==> flow/design.v <==
module mux2_1 (input logic in1, in2, se,
				output logic out);
always_comb
begin
	if(se)
	begin
		out = in2;
	end
	else
	begin
		out = in1;
	end
end
endmodule
module mux16_1(input logic in0, in1, in2, in3, in4, in5, in6, in7, in8, in9, in10, in11, in12,
				input logic in13, in14, in15,
				input logic [3:0] se,
				output logic out);
always_comb
begin			
	case(se)
		4'b0000:	out = in0;
		4'b0001:	out = in1;
		4'b0010:	out = in2;
		4'b0011:	out = in3;
		4'b0100:	out = in4;
		4'b0101:	out = in5;
		4'b0110:	out = in6;
		4'b0111:	out = in7;
		4'b1000:	out = in8;
		4'b1001:	out = in9;
		4'b1010:	out = in10;
		4'b1011:	out = in11;
		4'b1100:	out = in12;
		4'b1101:	out = in13;
		4'b1110:	out = in14;
		4'b1111:	out = in15;
	endcase
end
endmodule
module rng (input logic clk, reset,
				output logic [1023:0] out);
logic [239:0] temp, nxt;
always_ff @(posedge clk, negedge reset)
begin
	if (~reset)
	begin
		temp <= '1;
	end
	else
	begin
		temp <= nxt;
	end
end
assign nxt[0] = temp[0] ^ temp[4] ^ temp[20] ^ temp[72] ^ temp[206];   
assign nxt[1] = temp[1] ^ temp[5] ^ temp[21] ^ temp[73] ^ temp[207];   
assign nxt[2] = temp[2] ^ temp[6] ^ temp[22] ^ temp[74] ^ temp[208];   
assign nxt[3] = temp[3] ^ temp[7] ^ temp[23] ^ temp[75] ^ temp[209];   
assign nxt[4] = temp[4] ^ temp[8] ^ temp[24] ^ temp[76] ^ temp[212];   
assign nxt[5] = temp[5] ^ temp[9] ^ temp[25] ^ temp[77] ^ temp[213];   
assign nxt[6] = temp[6] ^ temp[10] ^ temp[26] ^ temp[78] ^ temp[214];   
assign nxt[7] = temp[7] ^ temp[11] ^ temp[27] ^ temp[79] ^ temp[215];   
assign nxt[8] = temp[8] ^ temp[12] ^ temp[28] ^ temp[80] ^ temp[218];   
assign nxt[9] = temp[9] ^ temp[13] ^ temp[29] ^ temp[81] ^ temp[219];   
assign nxt[10] = temp[10] ^ temp[14] ^ temp[30] ^ temp[82] ^ temp[220];   
assign nxt[11] = temp[11] ^ temp[15] ^ temp[31] ^ temp[83] ^ temp[221];   
assign nxt[12] = temp[12] ^ temp[16] ^ temp[32] ^ temp[84] ^ temp[224];   
assign nxt[13] = temp[13] ^ temp[17] ^ temp[33] ^ temp[85] ^ temp[225];   
assign nxt[14] = temp[14] ^ temp[18] ^ temp[34] ^ temp[86] ^ temp[226];   
assign nxt[15] = temp[15] ^ temp[19] ^ temp[35] ^ temp[87] ^ temp[227];   
assign nxt[16] = temp[16] ^ temp[20] ^ temp[36] ^ temp[88] ^ temp[230];   
assign nxt[17] = temp[17] ^ temp[21] ^ temp[37] ^ temp[89] ^ temp[231];   
assign nxt[18] = temp[18] ^ temp[22] ^ temp[38] ^ temp[90] ^ temp[232];   
assign nxt[19] = temp[19] ^ temp[23] ^ temp[39] ^ temp[91] ^ temp[233];   
assign nxt[20] = temp[20] ^ temp[24] ^ temp[40] ^ temp[92] ^ temp[236];   
assign nxt[21] = temp[21] ^ temp[25] ^ temp[41] ^ temp[93] ^ temp[237];   
assign nxt[22] = temp[22] ^ temp[26] ^ temp[42] ^ temp[94] ^ temp[238];   
assign nxt[23] = temp[23] ^ temp[27] ^ temp[43] ^ temp[95] ^ temp[239];   
assign nxt[24] = temp[24] ^ temp[28] ^ temp[44] ^ temp[96];   
assign nxt[25] = temp[25] ^ temp[29] ^ temp[45] ^ temp[97];   
assign nxt[26] = temp[26] ^ temp[30] ^ temp[46] ^ temp[98];   
assign nxt[27] = temp[27] ^ temp[31] ^ temp[47] ^ temp[99];   
assign nxt[28] = temp[28] ^ temp[32] ^ temp[48] ^ temp[100];   
assign nxt[29] = temp[29] ^ temp[33] ^ temp[49] ^ temp[101];   
assign nxt[30] = temp[30] ^ temp[34] ^ temp[50] ^ temp[102];   
assign nxt[31] = temp[31] ^ temp[35] ^ temp[51] ^ temp[103];   
assign nxt[32] = temp[32] ^ temp[36] ^ temp[52] ^ temp[104];   
assign nxt[33] = temp[33] ^ temp[37] ^ temp[53] ^ temp[105];   
assign nxt[34] = temp[34] ^ temp[38] ^ temp[54] ^ temp[106];   
assign nxt[35] = temp[35] ^ temp[39] ^ temp[55] ^ temp[107];   
assign nxt[36] = temp[36] ^ temp[40] ^ temp[56] ^ temp[108];   
assign nxt[37] = temp[37] ^ temp[41] ^ temp[57] ^ temp[109];   
assign nxt[38] = temp[38] ^ temp[42] ^ temp[58] ^ temp[110];   
assign nxt[39] = temp[39] ^ temp[43] ^ temp[59] ^ temp[111];   
assign nxt[40] = temp[40] ^ temp[44] ^ temp[60] ^ temp[112];   
assign nxt[41] = temp[41] ^ temp[45] ^ temp[61] ^ temp[113];   
assign nxt[42] = temp[42] ^ temp[46] ^ temp[62] ^ temp[114];   
assign nxt[43] = temp[43] ^ temp[47] ^ temp[63] ^ temp[115];   
assign nxt[44] = temp[44] ^ temp[48] ^ temp[64] ^ temp[116];   
assign nxt[45] = temp[45] ^ temp[49] ^ temp[65] ^ temp[117];   
assign nxt[46] = temp[46] ^ temp[50] ^ temp[66] ^ temp[118];   
assign nxt[47] = temp[47] ^ temp[51] ^ temp[67] ^ temp[119];   
assign nxt[48] = temp[48] ^ temp[52] ^ temp[68] ^ temp[120];   
assign nxt[49] = temp[49] ^ temp[53] ^ temp[69] ^ temp[121];   
assign nxt[50] = temp[50] ^ temp[54] ^ temp[70] ^ temp[122];   
assign nxt[51] = temp[51] ^ temp[55] ^ temp[71] ^ temp[123];   
assign nxt[52] = temp[52] ^ temp[56] ^ temp[72] ^ temp[124];   
assign nxt[53] = temp[53] ^ temp[57] ^ temp[73] ^ temp[125];   
assign nxt[54] = temp[54] ^ temp[58] ^ temp[74] ^ temp[126];   
assign nxt[55] = temp[55] ^ temp[59] ^ temp[75] ^ temp[127];   
assign nxt[56] = temp[56] ^ temp[60] ^ temp[76] ^ temp[128];   
assign nxt[57] = temp[57] ^ temp[61] ^ temp[77] ^ temp[129];   
assign nxt[58] = temp[58] ^ temp[62] ^ temp[78] ^ temp[130];   
assign nxt[59] = temp[59] ^ temp[63] ^ temp[79] ^ temp[131];   
assign nxt[60] = temp[60] ^ temp[64] ^ temp[80] ^ temp[132];   
assign nxt[61] = temp[61] ^ temp[65] ^ temp[81] ^ temp[133];   
assign nxt[62] = temp[62] ^ temp[66] ^ temp[82] ^ temp[134];   
assign nxt[63] = temp[63] ^ temp[67] ^ temp[83] ^ temp[135];   
assign nxt[64] = temp[64] ^ temp[68] ^ temp[84] ^ temp[136];   
assign nxt[65] = temp[65] ^ temp[69] ^ temp[85] ^ temp[137];   
assign nxt[66] = temp[66] ^ temp[70] ^ temp[86] ^ temp[138];   
assign nxt[67] = temp[67] ^ temp[71] ^ temp[87] ^ temp[139];   
assign nxt[68] = temp[68] ^ temp[72] ^ temp[88] ^ temp[140];   
assign nxt[69] = temp[69] ^ temp[73] ^ temp[89] ^ temp[141];   
assign nxt[70] = temp[70] ^ temp[74] ^ temp[90] ^ temp[142];   
assign nxt[71] = temp[71] ^ temp[75] ^ temp[91] ^ temp[143];   
assign nxt[72] = temp[72] ^ temp[76] ^ temp[92] ^ temp[144];   
assign nxt[73] = temp[73] ^ temp[77] ^ temp[93] ^ temp[145];   
assign nxt[74] = temp[74] ^ temp[78] ^ temp[94] ^ temp[146];   
assign nxt[75] = temp[75] ^ temp[79] ^ temp[95] ^ temp[147];   
assign nxt[76] = temp[76] ^ temp[80] ^ temp[96] ^ temp[148];   
assign nxt[77] = temp[77] ^ temp[81] ^ temp[97] ^ temp[149];   
assign nxt[78] = temp[78] ^ temp[82] ^ temp[98] ^ temp[150];   
assign nxt[79] = temp[79] ^ temp[83] ^ temp[99] ^ temp[151];   
assign nxt[80] = temp[80] ^ temp[84] ^ temp[100] ^ temp[152];   
assign nxt[81] = temp[81] ^ temp[85] ^ temp[101] ^ temp[153];   
assign nxt[82] = temp[82] ^ temp[86] ^ temp[102] ^ temp[154];   
assign nxt[83] = temp[83] ^ temp[87] ^ temp[103] ^ temp[155];   
assign nxt[84] = temp[84] ^ temp[88] ^ temp[104] ^ temp[156];   
assign nxt[85] = temp[85] ^ temp[89] ^ temp[105] ^ temp[157];   
assign nxt[86] = temp[86] ^ temp[90] ^ temp[106] ^ temp[158];   
assign nxt[87] = temp[87] ^ temp[91] ^ temp[107] ^ temp[159];   
assign nxt[88] = temp[88] ^ temp[92] ^ temp[108] ^ temp[160];   
assign nxt[89] = temp[89] ^ temp[93] ^ temp[109] ^ temp[161];   
assign nxt[90] = temp[90] ^ temp[94] ^ temp[110] ^ temp[162];   
assign nxt[91] = temp[91] ^ temp[95] ^ temp[111] ^ temp[163];   
assign nxt[92] = temp[92] ^ temp[96] ^ temp[112] ^ temp[164];   
assign nxt[93] = temp[93] ^ temp[97] ^ temp[113] ^ temp[165];   
assign nxt[94] = temp[94] ^ temp[98] ^ temp[114] ^ temp[166];   
assign nxt[95] = temp[95] ^ temp[99] ^ temp[115] ^ temp[167];   
assign nxt[96] = temp[96] ^ temp[100] ^ temp[116] ^ temp[168];   
assign nxt[97] = temp[97] ^ temp[101] ^ temp[117] ^ temp[169];   
assign nxt[98] = temp[98] ^ temp[102] ^ temp[118] ^ temp[170];   
assign nxt[99] = temp[99] ^ temp[103] ^ temp[119] ^ temp[171];   
assign nxt[100] = temp[100] ^ temp[104] ^ temp[120] ^ temp[172];   
assign nxt[101] = temp[101] ^ temp[105] ^ temp[121] ^ temp[173];   
assign nxt[102] = temp[102] ^ temp[106] ^ temp[122] ^ temp[174];   
assign nxt[103] = temp[103] ^ temp[107] ^ temp[123] ^ temp[175];   
assign nxt[104] = temp[104] ^ temp[108] ^ temp[124] ^ temp[176];   
assign nxt[105] = temp[105] ^ temp[109] ^ temp[125] ^ temp[177];   
assign nxt[106] = temp[106] ^ temp[110] ^ temp[126] ^ temp[178];   
assign nxt[107] = temp[107] ^ temp[111] ^ temp[127] ^ temp[179];   
assign nxt[108] = temp[108] ^ temp[112] ^ temp[128] ^ temp[180];   
assign nxt[109] = temp[109] ^ temp[113] ^ temp[129] ^ temp[181];   
assign nxt[110] = temp[110] ^ temp[114] ^ temp[130] ^ temp[182];   
assign nxt[111] = temp[111] ^ temp[115] ^ temp[131] ^ temp[183];   
assign nxt[112] = temp[112] ^ temp[116] ^ temp[132] ^ temp[184];   
assign nxt[113] = temp[113] ^ temp[117] ^ temp[133] ^ temp[185];   
assign nxt[114] = temp[114] ^ temp[118] ^ temp[134] ^ temp[186];   
assign nxt[115] = temp[115] ^ temp[119] ^ temp[135] ^ temp[187];   
assign nxt[116] = temp[116] ^ temp[120] ^ temp[136] ^ temp[188];   
assign nxt[117] = temp[117] ^ temp[121] ^ temp[137] ^ temp[189];   
assign nxt[118] = temp[118] ^ temp[122] ^ temp[138] ^ temp[190];   
assign nxt[119] = temp[119] ^ temp[123] ^ temp[139] ^ temp[191];   
assign nxt[120] = temp[120] ^ temp[124] ^ temp[140] ^ temp[192];   
assign nxt[121] = temp[121] ^ temp[125] ^ temp[141] ^ temp[193];   
assign nxt[122] = temp[122] ^ temp[126] ^ temp[142] ^ temp[194];   
assign nxt[123] = temp[123] ^ temp[127] ^ temp[143] ^ temp[195];   
assign nxt[124] = temp[124] ^ temp[128] ^ temp[144] ^ temp[196];   
assign nxt[125] = temp[125] ^ temp[129] ^ temp[145] ^ temp[197];   
assign nxt[126] = temp[126] ^ temp[130] ^ temp[146] ^ temp[198];   
assign nxt[127] = temp[127] ^ temp[131] ^ temp[147] ^ temp[199];   
assign nxt[128] = temp[128] ^ temp[132] ^ temp[148] ^ temp[200];   
assign nxt[129] = temp[129] ^ temp[133] ^ temp[149] ^ temp[201];   
assign nxt[130] = temp[130] ^ temp[134] ^ temp[150] ^ temp[202];   
assign nxt[131] = temp[131] ^ temp[135] ^ temp[151] ^ temp[203];   
assign nxt[132] = temp[132] ^ temp[136] ^ temp[152] ^ temp[204];   
assign nxt[133] = temp[133] ^ temp[137] ^ temp[153] ^ temp[205];   
assign nxt[134] = temp[134] ^ temp[138] ^ temp[154] ^ temp[206];   
assign nxt[135] = temp[135] ^ temp[139] ^ temp[155] ^ temp[207];   
assign nxt[136] = temp[136] ^ temp[140] ^ temp[156] ^ temp[210];   
assign nxt[137] = temp[137] ^ temp[141] ^ temp[157] ^ temp[211];   
assign nxt[138] = temp[138] ^ temp[142] ^ temp[158] ^ temp[212];   
assign nxt[139] = temp[139] ^ temp[143] ^ temp[159] ^ temp[213];   
assign nxt[140] = temp[140] ^ temp[144] ^ temp[160] ^ temp[216];   
assign nxt[141] = temp[141] ^ temp[145] ^ temp[161] ^ temp[217];   
assign nxt[142] = temp[142] ^ temp[146] ^ temp[162] ^ temp[218];   
assign nxt[143] = temp[143] ^ temp[147] ^ temp[163] ^ temp[219];   
assign nxt[144] = temp[144] ^ temp[148] ^ temp[164] ^ temp[222];   
assign nxt[145] = temp[145] ^ temp[149] ^ temp[165] ^ temp[223];   
assign nxt[146] = temp[146] ^ temp[150] ^ temp[166] ^ temp[224];   
assign nxt[147] = temp[147] ^ temp[151] ^ temp[167] ^ temp[225];   
assign nxt[148] = temp[148] ^ temp[152] ^ temp[168] ^ temp[228];   
assign nxt[149] = temp[149] ^ temp[153] ^ temp[169] ^ temp[229];   
assign nxt[150] = temp[150] ^ temp[154] ^ temp[170] ^ temp[230];   
assign nxt[151] = temp[151] ^ temp[155] ^ temp[171] ^ temp[231];   
assign nxt[152] = temp[152] ^ temp[156] ^ temp[172] ^ temp[234];   
assign nxt[153] = temp[153] ^ temp[157] ^ temp[173] ^ temp[235];   
assign nxt[154] = temp[154] ^ temp[158] ^ temp[174] ^ temp[236];   
assign nxt[155] = temp[155] ^ temp[159] ^ temp[175] ^ temp[237];   
assign nxt[156] = temp[156] ^ temp[160] ^ temp[176];   
assign nxt[157] = temp[157] ^ temp[161] ^ temp[177];   
assign nxt[158] = temp[158] ^ temp[162] ^ temp[178];   
assign nxt[159] = temp[159] ^ temp[163] ^ temp[179];   
assign nxt[160] = temp[160] ^ temp[164] ^ temp[180];   
assign nxt[161] = temp[161] ^ temp[165] ^ temp[181];   
assign nxt[162] = temp[162] ^ temp[166] ^ temp[182];   
assign nxt[163] = temp[163] ^ temp[167] ^ temp[183];   
assign nxt[164] = temp[164] ^ temp[168] ^ temp[184];   
assign nxt[165] = temp[165] ^ temp[169] ^ temp[185];   
assign nxt[166] = temp[166] ^ temp[170] ^ temp[186];   
assign nxt[167] = temp[167] ^ temp[171] ^ temp[187];   
assign nxt[168] = temp[168] ^ temp[172] ^ temp[188];   
assign nxt[169] = temp[169] ^ temp[173] ^ temp[189];   
assign nxt[170] = temp[170] ^ temp[174] ^ temp[190];   
assign nxt[171] = temp[171] ^ temp[175] ^ temp[191];   
assign nxt[172] = temp[172] ^ temp[176] ^ temp[192];   
assign nxt[173] = temp[173] ^ temp[177] ^ temp[193];   
assign nxt[174] = temp[174] ^ temp[178] ^ temp[194];   
assign nxt[175] = temp[175] ^ temp[179] ^ temp[195];   
assign nxt[176] = temp[176] ^ temp[180] ^ temp[196];   
assign nxt[177] = temp[177] ^ temp[181] ^ temp[197];   
assign nxt[178] = temp[178] ^ temp[182] ^ temp[198];   
assign nxt[179] = temp[179] ^ temp[183] ^ temp[199];   
assign nxt[180] = temp[180] ^ temp[184] ^ temp[200];   
assign nxt[181] = temp[181] ^ temp[185] ^ temp[201];   
assign nxt[182] = temp[182] ^ temp[186] ^ temp[202];   
assign nxt[183] = temp[183] ^ temp[187] ^ temp[203];   
assign nxt[184] = temp[184] ^ temp[188] ^ temp[204];   
assign nxt[185] = temp[185] ^ temp[189] ^ temp[205];   
assign nxt[186] = temp[186] ^ temp[190] ^ temp[206];   
assign nxt[187] = temp[187] ^ temp[191] ^ temp[207];   
assign nxt[188] = temp[188] ^ temp[192] ^ temp[210];   
assign nxt[189] = temp[189] ^ temp[193] ^ temp[211];   
assign nxt[190] = temp[190] ^ temp[194] ^ temp[212];   
assign nxt[191] = temp[191] ^ temp[195] ^ temp[213];   
assign nxt[192] = temp[192] ^ temp[196] ^ temp[216];   
assign nxt[193] = temp[193] ^ temp[197] ^ temp[217];   
assign nxt[194] = temp[194] ^ temp[198] ^ temp[218];   
assign nxt[195] = temp[195] ^ temp[199] ^ temp[219];   
assign nxt[196] = temp[196] ^ temp[200] ^ temp[222];   
assign nxt[197] = temp[197] ^ temp[201] ^ temp[223];   
assign nxt[198] = temp[198] ^ temp[202] ^ temp[224];   
assign nxt[199] = temp[199] ^ temp[203] ^ temp[225];   
assign nxt[200] = temp[200] ^ temp[204] ^ temp[228];   
assign nxt[201] = temp[201] ^ temp[205] ^ temp[229];   
assign nxt[202] = temp[202] ^ temp[206] ^ temp[230];   
assign nxt[203] = temp[203] ^ temp[207] ^ temp[231];   
assign nxt[204] = temp[204] ^ temp[210] ^ temp[234];   
assign nxt[205] = temp[205] ^ temp[211] ^ temp[235];   
assign nxt[206] = temp[206] ^ temp[212] ^ temp[236];   
assign nxt[207] = temp[207] ^ temp[213] ^ temp[237];   
assign nxt[208] = temp[208] ^ temp[214] ^ temp[238];   
assign nxt[209] = temp[209] ^ temp[215] ^ temp[239];   
assign nxt[210] = temp[210] ^ temp[216];   
assign nxt[211] = temp[211] ^ temp[217];   
assign nxt[212] = temp[212] ^ temp[218];   
assign nxt[213] = temp[213] ^ temp[219];   
assign nxt[214] = temp[214] ^ temp[220];   
assign nxt[215] = temp[215] ^ temp[221];   
assign nxt[216] = temp[216] ^ temp[222];   
assign nxt[217] = temp[217] ^ temp[223];   
assign nxt[218] = temp[218] ^ temp[224];   
assign nxt[219] = temp[219] ^ temp[225];   
assign nxt[220] = temp[220] ^ temp[226];   
assign nxt[221] = temp[221] ^ temp[227];   
assign nxt[222] = temp[222] ^ temp[228];   
assign nxt[223] = temp[223] ^ temp[229];   
assign nxt[224] = temp[224] ^ temp[230];   
assign nxt[225] = temp[225] ^ temp[231];   
assign nxt[226] = temp[226] ^ temp[232];   
assign nxt[227] = temp[227] ^ temp[233];   
assign nxt[228] = temp[228] ^ temp[234];   
assign nxt[229] = temp[229] ^ temp[235];   
assign nxt[230] = temp[230] ^ temp[236];   
assign nxt[231] = temp[231] ^ temp[237];   
assign nxt[232] = temp[232] ^ temp[238];   
assign nxt[233] = temp[233] ^ temp[239];   
assign nxt[234] = temp[234];   
assign nxt[235] = temp[235];   
assign nxt[236] = temp[236];   
assign nxt[237] = temp[237];   
assign nxt[238] = temp[238];   
assign nxt[239] = temp[239];   
always_comb
begin
	out = '1;
	out[456] = temp[0];
	out[457] = temp[1];
	out[458] = temp[2];
	out[459] = temp[3];
	out[466] = temp[4];
	out[467] = temp[5];
	out[468] = temp[6];
	out[469] = temp[7];
	out[476] = temp[8];
	out[477] = temp[9];
	out[478] = temp[10];
	out[479] = temp[11];
	out[486] = temp[12];
	out[487] = temp[13];
	out[488] = temp[14];
	out[489] = temp[15];
	out[496] = temp[16];
	out[497] = temp[17];
	out[498] = temp[18];
	out[499] = temp[19];
	out[506] = temp[20];
	out[507] = temp[21];
	out[508] = temp[22];
	out[509] = temp[23];
	out[516] = temp[24];
	out[517] = temp[25];
	out[518] = temp[26];
	out[519] = temp[27];
	out[526] = temp[28];
	out[527] = temp[29];
	out[528] = temp[30];
	out[529] = temp[31];
	out[536] = temp[32];
	out[537] = temp[33];
	out[538] = temp[34];
	out[539] = temp[35];
	out[546] = temp[36];
	out[547] = temp[37];
	out[548] = temp[38];
	out[549] = temp[39];
	out[556] = temp[40];
	out[557] = temp[41];
	out[558] = temp[42];
	out[559] = temp[43];
	out[566] = temp[44];
	out[567] = temp[45];
	out[568] = temp[46];
	out[569] = temp[47];
	out[576] = temp[48];
	out[577] = temp[49];
	out[578] = temp[50];
	out[579] = temp[51];
	out[586] = temp[52];
	out[587] = temp[53];
	out[588] = temp[54];
	out[589] = temp[55];
	out[596] = temp[56];
	out[597] = temp[57];
	out[598] = temp[58];
	out[599] = temp[59];
	out[606] = temp[60];
	out[607] = temp[61];
	out[608] = temp[62];
	out[609] = temp[63];
	out[616] = temp[64];
	out[617] = temp[65];
	out[618] = temp[66];
	out[619] = temp[67];
	out[626] = temp[68];
	out[627] = temp[69];
	out[628] = temp[70];
	out[629] = temp[71];
	out[636] = temp[72];
	out[637] = temp[73];
	out[638] = temp[74];
	out[639] = temp[75];
	out[646] = temp[76];
	out[647] = temp[77];
	out[648] = temp[78];
	out[649] = temp[79];
	out[656] = temp[80];
	out[657] = temp[81];
	out[658] = temp[82];
	out[659] = temp[83];
	out[666] = temp[84];
	out[667] = temp[85];
	out[668] = temp[86];
	out[669] = temp[87];
	out[676] = temp[88];
	out[677] = temp[89];
	out[678] = temp[90];
	out[679] = temp[91];
	out[686] = temp[92];
	out[687] = temp[93];
	out[688] = temp[94];
	out[689] = temp[95];
	out[696] = temp[96];
	out[697] = temp[97];
	out[698] = temp[98];
	out[699] = temp[99];
	out[706] = temp[100];
	out[707] = temp[101];
	out[708] = temp[102];
	out[709] = temp[103];
	out[716] = temp[104];
	out[717] = temp[105];
	out[718] = temp[106];
	out[719] = temp[107];
	out[726] = temp[108];
	out[727] = temp[109];
	out[728] = temp[110];
	out[729] = temp[111];
	out[736] = temp[112];
	out[737] = temp[113];
	out[738] = temp[114];
	out[739] = temp[115];
	out[746] = temp[116];
	out[747] = temp[117];
	out[748] = temp[118];
	out[749] = temp[119];
	out[756] = temp[120];
	out[757] = temp[121];
	out[758] = temp[122];
	out[759] = temp[123];
	out[766] = temp[124];
	out[767] = temp[125];
	out[768] = temp[126];
	out[769] = temp[127];
	out[776] = temp[128];
	out[777] = temp[129];
	out[778] = temp[130];
	out[779] = temp[131];
	out[786] = temp[132];
	out[787] = temp[133];
	out[788] = temp[134];
	out[789] = temp[135];
	out[796] = temp[136];
	out[797] = temp[137];
	out[798] = temp[138];
	out[799] = temp[139];
	out[806] = temp[140];
	out[807] = temp[141];
	out[808] = temp[142];
	out[809] = temp[143];
	out[816] = temp[144];
	out[817] = temp[145];
	out[818] = temp[146];
	out[819] = temp[147];
	out[826] = temp[148];
	out[827] = temp[149];
	out[828] = temp[150];
	out[829] = temp[151];
	out[836] = temp[152];
	out[837] = temp[153];
	out[838] = temp[154];
	out[839] = temp[155];
	out[846] = temp[156];
	out[847] = temp[157];
	out[848] = temp[158];
	out[849] = temp[159];
	out[856] = temp[160];
	out[857] = temp[161];
	out[858] = temp[162];
	out[859] = temp[163];
	out[866] = temp[164];
	out[867] = temp[165];
	out[868] = temp[166];
	out[869] = temp[167];
	out[876] = temp[168];
	out[877] = temp[169];
	out[878] = temp[170];
	out[879] = temp[171];
	out[886] = temp[172];
	out[887] = temp[173];
	out[888] = temp[174];
	out[889] = temp[175];
	out[896] = temp[176];
	out[897] = temp[177];
	out[898] = temp[178];
	out[899] = temp[179];
	out[906] = temp[180];
	out[907] = temp[181];
	out[908] = temp[182];
	out[909] = temp[183];
	out[916] = temp[184];
	out[917] = temp[185];
	out[918] = temp[186];
	out[919] = temp[187];
	out[926] = temp[188];
	out[927] = temp[189];
	out[928] = temp[190];
	out[929] = temp[191];
	out[936] = temp[192];
	out[937] = temp[193];
	out[938] = temp[194];
	out[939] = temp[195];
	out[946] = temp[196];
	out[947] = temp[197];
	out[948] = temp[198];
	out[949] = temp[199];
	out[956] = temp[200];
	out[957] = temp[201];
	out[958] = temp[202];
	out[959] = temp[203];
	out[966] = temp[204];
	out[967] = temp[205];
	out[968] = temp[206];
	out[969] = temp[207];
	out[970] = temp[208];
	out[971] = temp[209];
	out[976] = temp[210];
	out[977] = temp[211];
	out[978] = temp[212];
	out[979] = temp[213];
	out[980] = temp[214];
	out[981] = temp[215];
	out[986] = temp[216];
	out[987] = temp[217];
	out[988] = temp[218];
	out[989] = temp[219];
	out[990] = temp[220];
	out[991] = temp[221];
	out[996] = temp[222];
	out[997] = temp[223];
	out[998] = temp[224];
	out[999] = temp[225];
	out[1000] = temp[226];
	out[1001] = temp[227];
	out[1006] = temp[228];
	out[1007] = temp[229];
	out[1008] = temp[230];
	out[1009] = temp[231];
	out[1010] = temp[232];
	out[1011] = temp[233];
	out[1016] = temp[234];
	out[1017] = temp[235];
	out[1018] = temp[236];
	out[1019] = temp[237];
	out[1020] = temp[238];
	out[1021] = temp[239];
end
endmodule
module d_ff (input logic d, strobe, clk, reset,
			output logic q);
logic strobe_q;
always_ff@(posedge clk, negedge reset)
begin
	if(~reset)
	begin
		q <= 0;
		strobe_q <= 1'b1;
	end
	else
	begin
		strobe_q <= strobe;
		if (strobe & ~strobe_q)
			q <= d;
	end
end
endmodule
module lut_int (input logic in, reset, clk,
				input logic [7:0] challenge,
				output logic out);
logic top_lo, top_hi, top_chain, bottom_lo, bottom_hi, bottom_chain;
logic [1023:0] mem;
rng rng1(.clk(clk), .reset(reset), .out(mem));
mux2_1 t0(.in1(mem[456]), .in2(mem[457]), .se(in), .out(top_lo));
mux2_1 t1(.in1(mem[458]), .in2(mem[459]), .se(in), .out(top_hi));
mux2_1 t2(.in1(top_lo), .in2(top_hi), .se(challenge[7]), .out(top_chain));
mux2_1 b0(.in1(mem[968]), .in2(mem[969]), .se(in), .out(bottom_lo));
mux2_1 b1(.in1(mem[970]), .in2(mem[971]), .se(in), .out(bottom_hi));
mux2_1 b2(.in1(bottom_lo), .in2(bottom_hi), .se(challenge[7]), .out(bottom_chain));
d_ff d0(.d(top_chain), .strobe(bottom_chain), .clk(clk), .reset(reset), .q(out));
endmodule
module chain(input logic [7:0] challenge,
			input logic in, reset, clk,
			output logic [7:0] out_chain);
wire [7:0] temp_chain;
lut_int c1(.in(in), .reset(reset), .clk(clk), .challenge(challenge), .out(temp_chain[0]));
lut_int c2(.in(in), .reset(reset), .clk(clk), .challenge(challenge), .out(temp_chain[1]));
lut_int c3(.in(in), .reset(reset), .clk(clk), .challenge(challenge), .out(temp_chain[2]));
lut_int c4(.in(in), .reset(reset), .clk(clk), .challenge(challenge), .out(temp_chain[3]));
lut_int c5(.in(in), .reset(reset), .clk(clk), .challenge(challenge), .out(temp_chain[4]));
lut_int c6(.in(in), .reset(reset), .clk(clk), .challenge(challenge), .out(temp_chain[5]));
lut_int c7(.in(in), .reset(reset), .clk(clk), .challenge(challenge), .out(temp_chain[6]));
lut_int c8(.in(in), .reset(reset), .clk(clk), .challenge(challenge), .out(temp_chain[7]));
assign out_chain = temp_chain;
endmodule
module lfsr #(parameter size = 8) (input logic clk, en_lfsr, reset,
									input logic [size-1 : 0] in_lfsr,
									output logic [size-1 : 0] out_lfsr);
logic shift;
always_ff@(posedge clk, negedge reset)
begin
	if(~reset)
	begin
		out_lfsr <= '0;
		shift <= 1'b0;
	end
	else
	begin
		if (en_lfsr)
		begin
			shift <= out_lfsr[7] ^ out_lfsr[6] ^ out_lfsr[5] ^ out_lfsr[0];
			out_lfsr <= {shift, out_lfsr[size-2:0]};
		end
		else
		begin
			out_lfsr <= in_lfsr;
		end
	end
end
endmodule
module arbiter_puf #(parameter challenge_size = 8, response_width = 24)
					(input logic [challenge_size-1 : 0] challenge,
					input logic clk, reset,
					output logic [response_width-1 : 0] response);
logic [challenge_size-1 : 0] out_lfsr;
logic [31:0] out_muxchain;
logic temp_out_mux1, temp_out_mux2;
logic out_mux1, out_mux2, en;
logic [7:0] count;
logic temp_comp;
logic [response_width-1 : 0] temp_response;
lfsr #(challenge_size) lfsr1(.clk(clk), .en_lfsr(en), .reset(reset), .in_lfsr(challenge), .out_lfsr(out_lfsr));
logic [7:0] out_chain0, out_chain1;
chain c0 (.in(en), .clk(clk), .reset(reset), .challenge(out_lfsr), .out_chain(out_chain0));
chain c1 (.in(en), .clk(clk), .reset(reset), .challenge(out_lfsr), .out_chain(out_chain1));
assign out_muxchain[7:0] = out_chain0;
assign out_muxchain[15:8] = out_chain1;
assign out_muxchain[31:16] = '0;
mux16_1 m3(.in0(out_muxchain[0]), .in1(out_muxchain[1]), .in2(out_muxchain[2]), .in3(out_muxchain[3]), .in4(out_muxchain[4]), .in5(out_muxchain[5]), .in6(out_muxchain[6]), .in7(out_muxchain[7]), .in8(out_muxchain[8]), .in9(out_muxchain[9]), .in10(out_muxchain[10]), .in11(out_muxchain[11]), .in12(out_muxchain[12]), .in13(out_muxchain[13]), .in14(out_muxchain[14]), .in15(out_muxchain[15]), .se(out_lfsr[3:0]), .out(temp_out_mux1)); 
mux16_1 m4(.in0(out_muxchain[16]), .in1(out_muxchain[17]), .in2(out_muxchain[18]), .in3(out_muxchain[19]), .in4(out_muxchain[20]), .in5(out_muxchain[21]), .in6(out_muxchain[22]), .in7(out_muxchain[23]), .in8(out_muxchain[24]), .in9(out_muxchain[25]), .in10(out_muxchain[26]), .in11(out_muxchain[27]), .in12(out_muxchain[28]), .in13(out_muxchain[29]), .in14(out_muxchain[30]), .in15(out_muxchain[31]), .se(out_lfsr[7:4]), .out(temp_out_mux2));
assign  out_mux1 = temp_out_mux1;
assign  out_mux2 = temp_out_mux2;
always_ff@(posedge clk, negedge reset)
begin:SEQ
	if(~reset)
	begin
		count <= '0;
		temp_response <= '0;
		temp_comp <= '0;
		response <= '0;
		en <= 0;
	end
	else
	begin
		if(count < response_width)
		begin
			if(out_mux1 > out_mux2)
			begin
				temp_comp <= 1;
			end
			else
			begin
				temp_comp <= 0;
			end
			temp_response <= {temp_comp, temp_response[response_width-1 : 1]};
			count <= count + 1;
			en <= 1;
		end
		else if (count == response_width)
		begin
			en <= 0;
			response <= temp_response;
			count <= '0;
		end
	end
end
endmodule
Hand-over note for arbiter_puf

Tool chain data of arbiter_puf. Each step is given for the RTL above and for the edited RTL. "before" refers to lines of the RTL above, "after" to lines of the edited file. "difference": "after" minus "before" as printed here. "rel. change": 100 x difference / "before". Operators carry their Yosys type and port widths (W data, S select, Z words). Library cell names are shortened. Not given: -

Design top: arbiter_puf. Clock port: clk. Standard-cell library: sky130hd. Corner: tt_025C_1v80.

Edit of the RTL. The edit as a unified diff against the file above. The edited RTL no longer does the same as the RTL above: the edit was made by script, with no optimisation intended.

```diff
@@ -623,5 +623,5 @@
 logic [7:0] out_chain0, out_chain1;
 chain c0 (.in(en), .clk(clk), .reset(reset), .challenge(out_lfsr), .out_chain(out_chain0));
-chain c1 (.in(en), .clk(clk), .reset(reset), .challenge(out_lfsr), .out_chain(out_chain1));
+assign out_chain1 = 0;
 assign out_muxchain[7:0] = out_chain0;
 assign out_muxchain[15:8] = out_chain1;
```

After elaboration. Yosys after proc, flatten, opt, wreduce and memory -nomap, before mapping. Memory bits, and registers merged into a memory's read port (data or address), are not among the register bits. Print and check cells are not counted. Equal cells are merged and count once.

Bit counts: cells after elaboration (before 10219, after 5140, difference -5079, rel. change -49.70%); input bits (before 10, after 10, difference 0, rel. change 0.00%); output and inout bits (before 24, after 24, difference 0, rel. change 0.00%); register bits (before 3843, after 1955, difference -1888, rel. change -49.13%).

Operators by class: add/sub/neg operators (before 1, after 1, difference 0, rel. change 0.00%); eq/ne operators (before 31, after 31, difference 0, rel. change 0.00%); $lt $le $gt $ge (before 2, after 2, difference 0, rel. change 0.00%); reductions and logical operators (before 5, after 6, difference +1, rel. change +20.00%); mux-type cells (before 104, after 56, difference -48, rel. change -46.15%); bitwise logic cells (before 10020, after 5012, difference -5008, rel. change -49.98%).

Operators with widths: $xor A1 B1 Y1 (before 9667, after 4835, difference -4832, rel. change -49.98%); $not A1 Y1 (before 337, after 169, difference -168, rel. change -49.85%); $mux W1 (before 100, after 52, difference -48, rel. change -48.00%); $and A1 B1 Y1 (before 16, after 8, difference -8, rel. change -50.00%); $pmux W1 S16 (before 1, after 0, difference -1, rel. change -100.00%); $pmux W1 S9 (before 0, after 1, difference +1); $reduce_or A8 Y1 (before 0, after 1, difference +1).

Operator kinds equal on both sides are left out: 13.

Longest topological paths. Depth = most cells in a row (Yosys ltp): at word level without a register or memory, in the mapped netlist without a sequential cell, where the memories' decode and read muxes count.

Logic depth: word-level depth (before 5, after 5, difference 0, rel. change 0.00%); ABC_AREA (before 0, after 0); mapped depth (before 6, after 6, difference 0, rel. change 0.00%); mapped depth without buffers (before 5, after 5, difference 0, rel. change 0.00%).

After synthesis. The flow's flattened synthesis, as Yosys stat reports it; memories are mapped. The netlist is that of the ABC_AREA named above (0 if unset); the other value can give another one.

Cell types: xnor2_1 (before 7268, after 3636, difference -3632, rel. change -49.97%); dfstp_2 (before 3760, after 1880, difference -1880, rel. change -50.00%); xor2_1 (before 2400, after 1200, difference -1200, rel. change -50.00%); clkbuf_1 (before 374, after 202, difference -172, rel. change -45.99%); inv_1 (before 98, after 54, difference -44, rel. change -44.90%); mux4_1 (before 18, after 0, difference -18, rel. change -100.00%); mux2_2 (before 36, after 19, difference -17, rel. change -47.22%); nor2b_4 (before 12, after 0, difference -12, rel. change -100.00%); buf_2 (before 12, after 2, difference -10, rel. change -83.33%); dfrtp_1 (before 82, after 74, difference -8, rel. change -9.76%); mux2_4 (before 12, after 20, difference +8, rel. change +66.67%); clkbuf_8 (before 5, after 0, difference -5, rel. change -100.00%); nor2b_1 (before 5, after 9, difference +4, rel. change +80.00%); nand3_1 (before 4, after 0, difference -4, rel. change -100.00%); nand4_1 (before 3, after 0, difference -3, rel. change -100.00%); buf_6 (before 3, after 1, difference -2, rel. change -66.67%); o211ai_1 (before 2, after 0, difference -2, rel. change -100.00%); o311ai_0 (before 0, after 2, difference +2).

Cell types equal on both sides are left out: 4. The list need not be complete.

Mapped netlist: mapped cells (before 14215, after 7228, difference -6987, rel. change -49.15%); buffers (before 397, after 210, difference -187, rel. change -47.10%); flip-flops (before 3842, after 1954, difference -1888, rel. change -49.14%); area of sequential cells (mm2) (before 0.1008467, after 0.0512492, difference -0.0495975, rel. change -49.18%); chip area (Yosys) (mm2) (before 0.1896519, after 0.0961284, difference -0.0935235, rel. change -49.31%).

By module: a second synthesis without flattening, with its own total; a netlist apart from the flattened one above.

Second synthesis, totals: cells (unflattened synthesis) (before 26547, after 13363, difference -13184, rel. change -49.66%); area total of the unflattened synthesis (mm2) (before 0.2874294, after 0.145203, difference -0.1422264, rel. change -49.48%).

Each row is one instance without its submodules.

By module, before: rng (seq. area 0.0061484 mm2, times used 16, cells 1638, area 0.0176081 mm2); arbiter_puf (seq. area 0.0014514 mm2, times used 1, cells 142, area 0.002351 mm2); mux2_1 (seq. area 0 mm2, times used 96, cells 1, area 0.000015 mm2); d_ff (seq. area 0.0000513 mm2, times used 16, cells 4, area 0.0000801 mm2); lfsr (size=8) (seq. area 0.0002252 mm2, times used 1, cells 23, area 0.0003553 mm2); mux16_1 (seq. area 0 mm2, times used 2, cells 7, area 0.0001351 mm2); chain (seq. area 0 mm2, times used 2, cells 0, area 0 mm2); lut_int (seq. area 0 mm2, times used 16, cells 0, area 0 mm2).

By module, after: rng (seq. area 0.0061484 mm2, times used 8, cells 1638, area 0.0176081 mm2); arbiter_puf (seq. area 0.0014514 mm2, times used 1, cells 142, area 0.002351 mm2); mux2_1 (seq. area 0 mm2, times used 48, cells 1, area 0.000015 mm2); d_ff (seq. area 0.0000513 mm2, times used 8, cells 4, area 0.0000801 mm2); lfsr (size=8) (seq. area 0.0002252 mm2, times used 1, cells 23, area 0.0003553 mm2); mux16_1 (seq. area 0 mm2, times used 2, cells 7, area 0.0001351 mm2); chain (seq. area 0 mm2, times used 1, cells 0, area 0 mm2); lut_int (seq. area 0 mm2, times used 8, cells 0, area 0 mm2).

Worst setup path after synthesis. OpenSTA on the mapped netlist: ideal clock, no wires. The path of least setup slack (recovery checks aside). Input and output delay are each 20% of the period. Register names are those of the netlist, which keeps one name where synthesis merged equal registers.

Timing after synthesis: kind (before reg-to-output, after reg-to-output); start (before register response[0], after register response[10]); end (before output response[0], after output response[10]); required time (ps) (before 6400, after 6400, difference 0, rel. change 0.00%); external output delay (ps) (before 1600, after 1600, difference 0, rel. change 0.00%); arrival time (ps) (before 382, after 384, difference +2, rel. change +0.52%); clock period (ps) (before 8000, after 8000, difference 0, rel. change 0.00%); stages (before 1, after 1, difference 0, rel. change 0.00%); time at the first pin (ps) (before 0, after 0, difference 0); buffers on the path (before 0, after 0, difference 0); delay of the path (ps) (before 382, after 384, difference +2, rel. change +0.52%); setup slack (ps) (before 6018, after 6016, difference -2); synthesis period reached (ps) (before 1982, after 1984, difference +2, rel. change +0.10%).

"delay of the path" = arrival - input delay + setup time. At an output port there is no setup time. "stages" counts driving pins, that of a launching flip-flop among them; a cell with two outputs on the path counts twice. "synthesis period reached" is the clock period less the worst setup slack; recovery checks do not enter. This is arithmetic on one report: input and output delays are still those of the set period (20% each).

On the way, after synthesis, before:
Cell sequence: dfrtp_1. For length of the longest elaborated chain the number is 0. Under elaborated cells on any way between the ends stands 0. The entry for RTL lines with such cells reads 0.

Ends and longest elaborated chain, after synthesis, before: start: declaration (RTL line 614) `output logic [response_width-1 : 0] response);`; start: assignment (RTL line 640) `response <= '0;`; start: assignment (RTL line 662) `response <= temp_response;`; end: declaration (RTL line 614).

On the way, after synthesis, after:
Cell sequence: dfrtp_1. For length of the longest elaborated chain the number is 0. Under elaborated cells on any way between the ends stands 0. The entry for RTL lines with such cells reads 0.

Ends and longest elaborated chain, after synthesis, after: start: declaration (RTL line 614) `output logic [response_width-1 : 0] response);`; start: assignment (RTL line 640) `response <= '0;`; start: assignment (RTL line 662) `response <= temp_response;`; end: declaration (RTL line 614).

Worst path after layout. From the final timing report of the runs of pair 1: the path of least setup slack in the routed layout; clock arrival at registers is part of the times. The path's times are printed in steps of 10 ps; the period is the one set.

Timing after layout: kind (before reg-to-output, after reg-to-output); start (before register response[4], after register response[23]); end (before output response[4], after output response[23]); setup slack (ps) (before 4050, after 4650, difference +600); required time (ps) (before 6400, after 6400, difference 0, rel. change 0.00%); clock period (ps) (before 8000, after 8000, difference 0, rel. change 0.00%); buffers on the path (before 1, after 1, difference 0, rel. change 0.00%); arrival time (ps) (before 2350, after 1750, difference -600, rel. change -25.53%); stages (before 2, after 2, difference 0, rel. change 0.00%); time at the first pin (ps) (before 990, after 830, difference -160, rel. change -16.16%); external output delay (ps) (before 1600, after 1600, difference 0, rel. change 0.00%).

On the way, after layout, before:
Cell sequence: dfrtp_1 > clkdlybuf4s50_1. For length of the longest elaborated chain the number is 0. Under elaborated cells on any way between the ends stands 0. The entry for RTL lines with such cells reads 0.

Ends and longest elaborated chain, after layout, before: start: declaration (RTL line 614) `output logic [response_width-1 : 0] response);`; start: assignment (RTL line 640) `response <= '0;`; start: assignment (RTL line 662) `response <= temp_response;`; end: declaration (RTL line 614).

On the way, after layout, after:
Cell sequence: dfrtp_1 > clkdlybuf4s50_1. For length of the longest elaborated chain the number is 0. Under elaborated cells on any way between the ends stands 0. The entry for RTL lines with such cells reads 0.

Ends and longest elaborated chain, after layout, after: start: declaration (RTL line 614) `output logic [response_width-1 : 0] response);`; start: assignment (RTL line 640) `response <= '0;`; start: assignment (RTL line 662) `response <= temp_response;`; end: declaration (RTL line 614).

Flow runs. Runs of the flow (Yosys, OpenROAD) on both versions; the two runs of a pair have the same settings. The constraints put input and output delay at 20% of the set period each and load the outputs with 0.01 pF.

Settings, pair 1:
The figure for CORE_UTILIZATION is 40. Under period_ns stands 8.0. For CAP_MARGIN the number is 20. For CORE_MARGIN the number is 2. SLEW_MARGIN: 20.

Measured results, pair 1: chip area in the Yosys report (mm2) (before 0.1896519, after 0.0961284, difference -0.0935235, rel. change -49.31%); die footprint (mm2) (before 0.479653, after 0.244258, difference -0.235395, rel. change -49.08%); smallest hold slack (ps) (before 453, after 459, difference +6); final design utilization (%) (before 45.0, after 45.0, difference 0.0); total design power (uW) (before 41119, after 20623, difference -20496, rel. change -49.85%); worst setup slack after layout (ps) (before 4051, after 4647, difference +596); sum of negative setup slack (ps) (before 0, after 0, difference 0).

Settings, pair 2:
For ABC_AREA the number is 1. CELL_PAD_IN_SITES_GLOBAL_PLACEMENT: 0. The entry for CORE_ASPECT_RATIO reads 1.05. The figure for CORE_UTILIZATION is 58. GPL_ROUTABILITY_DRIVEN: 1. MIN_ROUTING_LAYER: met1. For PLACE_DENSITY_LB_ADDON the number is 0.03. The figure for SETUP_SLACK_MARGIN is 0.7. SLEW_MARGIN: 20. Under period_ns stands 3.56. For CAP_MARGIN the number is 20. For CORE_MARGIN the number is 2.

Measured results, pair 2: chip area in the Yosys report (mm2) (before 0.1901161, after 0.0990225, difference -0.0910936, rel. change -47.91%); die footprint (mm2) (before 0.332385, after 0.17405, difference -0.158335, rel. change -47.64%); final design utilization (%) (before 64.0, after 64.1, difference +0.1); total design power (uW) (before 89057, after 45137, difference -43920, rel. change -49.32%); worst setup slack after layout (ps) (before 992, after 1112, difference +120); sum of negative setup slack (ps) (before 0, after 0, difference 0).

By "total design power" is meant OpenSTA's value without simulated activity: inputs other than the clock are taken to toggle once in ten clock periods, and the tool carries that through the logic.

End of note.
